==> flow/design.v <==
`timescale 1ns/1ps
module ddr2_test
	(
	input  wire          clk,
	input  wire          reset,
	input  wire          writes_en,
	input  wire          reads_en,
	input  wire          calib_done, 
	output reg           ib_re,
	input  wire [31:0]   ib_data,
	input  wire [7:0]    ib_count,  
	input  wire          ib_valid,
	input  wire          ib_empty,
	output reg           ob_we,
	output reg  [31:0]   ob_data,
	input  wire [9:0]    ob_count,
	output reg           p0_rd_en_o, 
	input  wire          p0_rd_empty,
	input  wire [31:0]   p0_rd_data,
	input  wire          p0_cmd_full,
	output reg           p0_cmd_en,
	output reg  [2:0]    p0_cmd_instr,
	output reg  [29:0]   p0_cmd_byte_addr,
	output wire [5:0]    p0_cmd_bl_o, 
	input  wire          p0_wr_full,
	output reg           p0_wr_en,
	output reg  [31:0]   p0_wr_data,
	output wire [3:0]    p0_wr_mask,
	output reg [26:0]		MEMORY_COUNT  
	);
localparam FIFO_SIZE      = 1024;
localparam BURST_LEN      = 10;   
wire        rd_fifo_afull;
reg  [29:0] cmd_byte_addr_wr, cmd_byte_addr_rd;
reg  [5:0]  burst_cnt;
reg         write_mode;
reg         read_mode;
reg         reset_d;
assign p0_cmd_bl_o = BURST_LEN - 1;
assign p0_wr_mask = 4'b0000;
always @(posedge clk) write_mode <= writes_en;
always @(posedge clk) read_mode <= reads_en;
always @(posedge clk) reset_d <= reset;
integer state;
localparam s_idle  = 0,
           s_write1 = 10,
           s_write2 = 11,
           s_write3 = 12,
           s_read1 = 20,
           s_read2 = 21,
           s_read3 = 22,
           s_read4 = 23,
			  s_writecmd0 = 30,
			  s_writecmd1 = 31,
			  s_readcmd0 = 40,
			  s_readcmd1 = 41;
always @(posedge clk) begin
	if (reset_d) begin
		state           	<= s_idle;
		burst_cnt       	<= BURST_LEN;
		cmd_byte_addr_wr  <= 0;
		cmd_byte_addr_rd  <= 0;
		p0_cmd_instr 		<= 3'b0;
		p0_cmd_byte_addr 	<= 30'b0;
		MEMORY_COUNT		<= 0;
		p0_cmd_instr 	<= 3'd0;
		p0_cmd_en 		<= 1'b0;
		p0_wr_en 		<= 1'b0;
		p0_rd_en_o 		<= 1'b0;
		ib_re 			<= 1'b0;
		ob_we 			<= 1'b0;
	end else begin
		case (state)
			s_idle: begin
				p0_cmd_en 	<= 1'b0;  
				p0_wr_en 	<= 1'b0;	
				p0_rd_en_o 	<= 1'b0;
				ib_re 		<= 1'b0;
				ob_we 		<= 1'b0;
				burst_cnt <= BURST_LEN;
				if ((p0_cmd_full == 1'b0) && (p0_cmd_en == 1'b0) && calib_done==1 && write_mode==1 && (ib_count >= BURST_LEN) && (MEMORY_COUNT<(27'd0-4*BURST_LEN))) begin
					state <= s_write1;
				end else if ((p0_cmd_full == 1'b0) && (p0_cmd_en == 1'b0) && calib_done==1 && read_mode==1 && (ob_count<(FIFO_SIZE-1-4*BURST_LEN) ) && (MEMORY_COUNT>4*BURST_LEN)) begin
					state <= s_readcmd0;
				end
			end
			s_write1: begin
				p0_wr_en <= 1'b0;					  
				ib_re <= 1'b1;
				state <= s_write2;
			end
			s_write2: begin
				ib_re <= 1'b0;
				if(ib_valid==1) begin
					p0_wr_data <= ib_data;
					burst_cnt <= burst_cnt - 1;
					state <= s_write3;
				end
			end
			s_write3: begin
				if (p0_wr_full == 1'b0) begin
					p0_wr_en   <= 1'b1;
					if (burst_cnt == 6'd0) begin
						state <= s_writecmd0;
						MEMORY_COUNT	  <= MEMORY_COUNT+4*BURST_LEN;
					end else begin
						state 			  <= s_write1;
					end
				end
			end
			s_writecmd0: begin
				p0_wr_en    	  <= 1'b0;
				p0_cmd_byte_addr <= cmd_byte_addr_wr;
				cmd_byte_addr_wr <= cmd_byte_addr_wr + 4*BURST_LEN;  
				p0_cmd_instr     <= 3'b000;
				state 			  <= s_writecmd1;
			end
			s_writecmd1: begin
				p0_cmd_en <= 1'b1;				 
				state <= s_idle;					 
			end
			s_readcmd0: begin
				p0_cmd_instr <= 3'b001;						 	 
				p0_cmd_byte_addr <= cmd_byte_addr_rd; 	 
				state <= s_readcmd1;	
			end
			s_readcmd1: begin
				p0_cmd_en <= 1'b1;					 
				state <= s_read1;	
			end
			s_read1: begin
				p0_cmd_en <= 1'b0;				  
				if (p0_rd_empty==0) begin 		  
					p0_rd_en_o  <= 1'b1;			  
					state <= s_read2;
				end
			end
			s_read2: begin
				ob_data <= p0_rd_data;		 
				p0_rd_en_o  <= 1'b0;					 	 
				state <= s_read3;
			end
			s_read3: begin
				ob_we 		  <= 1'b1;		 
				burst_cnt <= burst_cnt - 1;		 
				state <= s_read4;
			end
			s_read4: begin
				ob_we <= 1'b0;								 
				if ((burst_cnt == 6'd0)) begin 	 
					MEMORY_COUNT <= MEMORY_COUNT - 4*BURST_LEN; 			 
					cmd_byte_addr_rd	<= cmd_byte_addr_rd + 4*BURST_LEN;  
					state <= s_idle;
				end else begin
					state <= s_read1;
				end
			end
		endcase
	end
end
endmodule
; Tool chain data of ddr2_test
; Each step is given for the RTL above and for the edited RTL.
; "orig" refers to lines of the RTL above, "edited" to lines of the edited file.
; "change" is "edited" less "orig", of the values as shown; "change_rel_pct" is that difference over "orig", in percent.
; Cell names lack the library's common part.
; Not given: --
[setup]
design = ddr2_test
clk_port = clk
lib = sky130hd
lib_corner = tt_025C_1v80

; The edit
; The edit as a unified diff against the file above.
; The edit is scripted: it alters the design's behaviour and was not made to optimise anything.
; begin of diff
@@ -39,5 +39,5 @@
 assign p0_cmd_bl_o = BURST_LEN - 1;
 assign p0_wr_mask = 4'b0000;
-always @(posedge clk) write_mode <= writes_en;
+always @(*) write_mode = writes_en;
 always @(posedge clk) read_mode <= reads_en;
 always @(posedge clk) reset_d <= reset;
; end of diff

; Word level
; Source: Yosys, flattened and elaborated, memories not mapped. Widths are those after wreduce. Registers that Yosys merges into a memory's read port (data or address) are not register bits. Print and check cells do not count. Equal cells are merged and count once.
[bits]
columns = item, orig, edited, change, change_rel_pct
row1 = elab_cells, 102, 101, -1, -0.98
row2 = input_bits, 92, 92, 0, 0.00
row3 = register_bits, 230, 229, -1, -0.43
[op_classes]
columns = item, orig, edited, change, change_rel_pct
row1 = cmp, 4, 4, 0, 0.00
row2 = n_logic, 3, 3, 0, 0.00
row3 = addsub, 5, 5, 0, 0.00
row4 = muxes, 23, 23, 0, 0.00
row5 = reduce_and_logical, 33, 33, 0, 0.00
row6 = equal, 17, 17, 0, 0.00
; Operator kinds equal on both sides are left out: 37.

; Logic depth
; Longest topological path by Yosys (ltp), each cell counted once; first at word level (registers and memories cut), then after technology mapping (sequential cells cut; the memories' decode and read muxes count).
[depth]
columns = item, orig, edited, change, change_rel_pct
row1 = depth_word, 9, 9, 0, 0.00
row2 = abc_area, 0, 0, --, --
row3 = depth_mapped, 7, 8, 1, 14.29

; Synthesis result
; Source: synth_stat.txt of the flow (Yosys; design flattened, memories mapped). It holds for the ABC_AREA given above (unset counts as 0); a run with the other value may have another netlist.
[synth_totals]
columns = item, orig, edited, change, change_rel_pct
row1 = yosys_area_um2, 8299.2, 8290.5, -8.7, -0.10
row2 = ffs, 196, 195, -1, -0.51
row3 = stdcells, 827, 815, -12, -1.45
[by_type]
columns = cell_type, orig, edited, change, change_rel_pct
row1 = nor2_1, 138, 126, -12, -8.70
row2 = xnor2_1, 52, 40, -12, -23.08
row3 = a21oi_1, 48, 57, 9, 18.75
row4 = nor4_1, 28, 20, -8, -28.57
row5 = o21ai_0, 18, 26, 8, 44.44
row6 = nor2b_1, 19, 12, -7, -36.84
row7 = nand3b_1, 2, 9, 7, 350.00
row8 = a211oi_1, 19, 14, -5, -26.32
row9 = nand4_1, 10, 15, 5, 50.00
row10 = nand2_1, 30, 26, -4, -13.33
row11 = mux2i_1, 22, 26, 4, 18.18
row12 = inv_1, 19, 15, -4, -21.05
row13 = xor2_1, 10, 14, 4, 40.00
row14 = mux2_2, 6, 2, -4, -66.67
row15 = or3_1, 15, 18, 3, 20.00
row16 = and4_1, 5, 8, 3, 60.00
row17 = o2111ai_1, 4, 1, -3, -75.00
row18 = or2_2, 3, 0, -3, -100.00
; Cell types equal on both sides are left out: 11.
; The list need not be complete.

; Path before layout
; OpenSTA on the mapped netlist: ideal clock, no wires. The path of least setup slack (recovery checks aside). Input and output delay are each 20% of the period. Register names are those of the netlist, which keeps one name where synthesis merged equal registers.
[synth_path]
columns = item, orig, edited, change, change_rel_pct
row1 = path_kind, flip-flop to flip-flop, flip-flop to flip-flop, --, --
row2 = startpoint, reg reset_d, reg reset_d, --, --
row3 = endpoint, reg ob_data[0], reg ob_data[0], --, --
row4 = n_path_buf, 2, 2, 0, 0.00
row5 = slack_ns, 0.395, 0.472, 0.077, --
row6 = launch_ns, 0.000, 0.000, 0.000, --
row7 = required_time_ns, 2.574, 2.574, 0.000, 0.00
row8 = stages, 4, 4, 0, 0.00
row9 = path_delay_ns, 2.605, 2.528, -0.077, -2.96
row10 = setup_ns, 0.426, 0.426, 0.000, --
row11 = arrival_ns, 2.179, 2.102, -0.077, -3.53
row12 = period_ns, 3.0, 3.0, 0.0, 0.00
row13 = synth_period_reached_ns, 2.605, 2.528, -0.077, -2.96
; "path_delay_ns" = arrival - input delay + setup time.
; "stages": output pins that drive a net of the path, with the launching flip-flop's if there is one; two outputs of one cell count as two.
; "synth_period_reached_ns" = period - worst setup slack (recovery checks aside). The figure is calculated, with input and output delays left at 20% of the set period.
; The rows between start and end are the longest chain of elaborated cells between them; the timing report does not say that the signal goes this way. Where chains are equally long, one stands for them.
; Each line given opens the expression or statement behind the cell; cells for indexed reads and writes are added by Yosys, which also makes memories of some case tables.
[synth_via_orig]
path_cell_list = dfxtp_1 -> clkbuf_1 -> buf_1 -> nor2b_1
elab_chain_len = 2
cells_between = 2
lines_between = 0
[synth_lines_orig]
columns = item, line
row1 = from (decl), 38  ; reg         reset_d;
row2 = from (assign), 43  ; always @(posedge clk) reset_d <= reset;
row3 = 1-bit inverter, --
row4 = 2-bit AND reduction, --
row5 = to (assign), 139  ; ob_data <= p0_rd_data;
row6 = to (decl), 15  ; output reg [31:0] ob_data,
[synth_via_edited]
path_cell_list = dfxtp_1 -> clkbuf_8 -> clkbuf_1 -> nor2b_1
elab_chain_len = 2
cells_between = 2
lines_between = 0
[synth_lines_edited]
columns = item, line
row1 = from (decl), 38  ; reg         reset_d;
row2 = from (assign), 43  ; always @(posedge clk) reset_d <= reset;
row3 = 1-bit inverter, --
row4 = 2-bit AND reduction, --
row5 = to (assign), 139  ; ob_data <= p0_rd_data;
row6 = to (decl), 15  ; output reg [31:0] ob_data,

; Timing after layout
; From the final timing report of each run of pair 1: the path of least setup slack in the routed layout; clock arrival at registers is part of the times.
[layout_path]
columns = item, orig, edited, change, change_rel_pct
row1 = path_kind, flip-flop to flip-flop, flip-flop to flip-flop, --, --
row2 = startpoint, reg state, reg state, --, --
row3 = endpoint, reg MEMORY_COUNT[23], reg MEMORY_COUNT[24], --, --
row4 = arrival_ns, 2.68, 2.76, 0.08, 2.99
row5 = setup_ns, 0.10, 0.11, 0.01, --
row6 = launch_ns, 0.42, 0.42, 0.00, 0.00
row7 = period_ns, 3.0, 3.0, 0.0, 0.00
row8 = stages, 7, 5, -2, -28.57
row9 = required_time_ns, 3.32, 3.31, -0.01, -0.30
row10 = n_path_buf, 1, 0, -1, -100.00
row11 = slack_ns, 0.65, 0.56, -0.09, --
; An end named without its bit number is one bit of that signal or, where synthesis recoded a state register, one of its new flip-flops.
; A register here has more assigning lines than the two given.
[layout_via_orig]
path_cell_list = dfxtp_1 -> buf_4 -> nor2b_1 -> nand3_1 -> a211oi_1 -> a21oi_1 -> a31o_2
[layout_lines_orig]
columns = item, line
row1 = from (decl), 44  ; integer state;
row2 = from (assign), 59  ; state <= s_idle;
row3 = from (assign), 82  ; state <= s_write1;
row4 = to (assign), 105  ; MEMORY_COUNT <= MEMORY_COUNT+4*BURST_LEN;
row5 = to (assign), 151  ; MEMORY_COUNT <= MEMORY_COUNT - 4*BURST_LEN;
row6 = to (decl), 29  ; output reg [26:0] MEMORY_COUNT
; orig: Chain of elaborated cells between the ends: none given.
[layout_via_edited]
path_cell_list = dfxtp_1 -> nand4_1 -> o21a_1 -> a2111oi_0 -> mux2_2
[layout_lines_edited]
columns = item, line
row1 = from (decl), 44  ; integer state;
row2 = from (assign), 59  ; state <= s_idle;
row3 = from (assign), 82  ; state <= s_write1;
row4 = to (assign), 105  ; MEMORY_COUNT <= MEMORY_COUNT+4*BURST_LEN;
row5 = to (assign), 151  ; MEMORY_COUNT <= MEMORY_COUNT - 4*BURST_LEN;
row6 = to (decl), 29  ; output reg [26:0] MEMORY_COUNT
; edited: Chain of elaborated cells between the ends: none given.

; Layout results
; Both versions went through the flow (Yosys, OpenROAD) with the same settings in each pair. Constraints: input delay and output delay 20% of the set period each, output load 0.01 pF.
[settings_pair_1]
CORE_UTILIZATION = 40
PLACE_DENSITY = 0.6
period_ns = 3.0
CAP_MARGIN = 20
CORE_MARGIN = 2
SLEW_MARGIN = 20
[measured_pair_1]
columns = item, orig, edited, change, change_rel_pct
row1 = setup_tns_ns, 0.000, 0.000, 0.000, --
row2 = yosys.chip_area_um2, 8299.2, 8290.5, -8.7, -0.10
row3 = die_footprint_um2, 21915.8, 21893.6, -22.2, -0.10
row4 = final_util_pct, 55.0, 54.8, -0.2, --
row5 = final_setup_ws_ns, 0.645, 0.555, -0.090, --
[settings_pair_2]
ABC_AREA = 1
CORE_UTILIZATION = 69
CTS_CLUSTER_DIAMETER = 325
CTS_CLUSTER_SIZE = 28
GPL_TIMING_DRIVEN = 1
PLACE_DENSITY = 0.55
SETUP_SLACK_MARGIN = 0.63
period_ns = 4.2
CAP_MARGIN = 20
CORE_MARGIN = 2
SLEW_MARGIN = 20
[measured_pair_2]
columns = item, orig, edited, change, change_rel_pct
row1 = setup_tns_ns, 0.000, 0.000, 0.000, --
row2 = yosys.chip_area_um2, 8729.6, 8821.0, 91.4, 1.05
row3 = die_footprint_um2, 13567.6, 13704.2, 136.6, 1.01
row4 = final_util_pct, 92.0, 92.1, 0.1, --
row5 = final_setup_ws_ns, 1.563, 1.414, -0.149, --
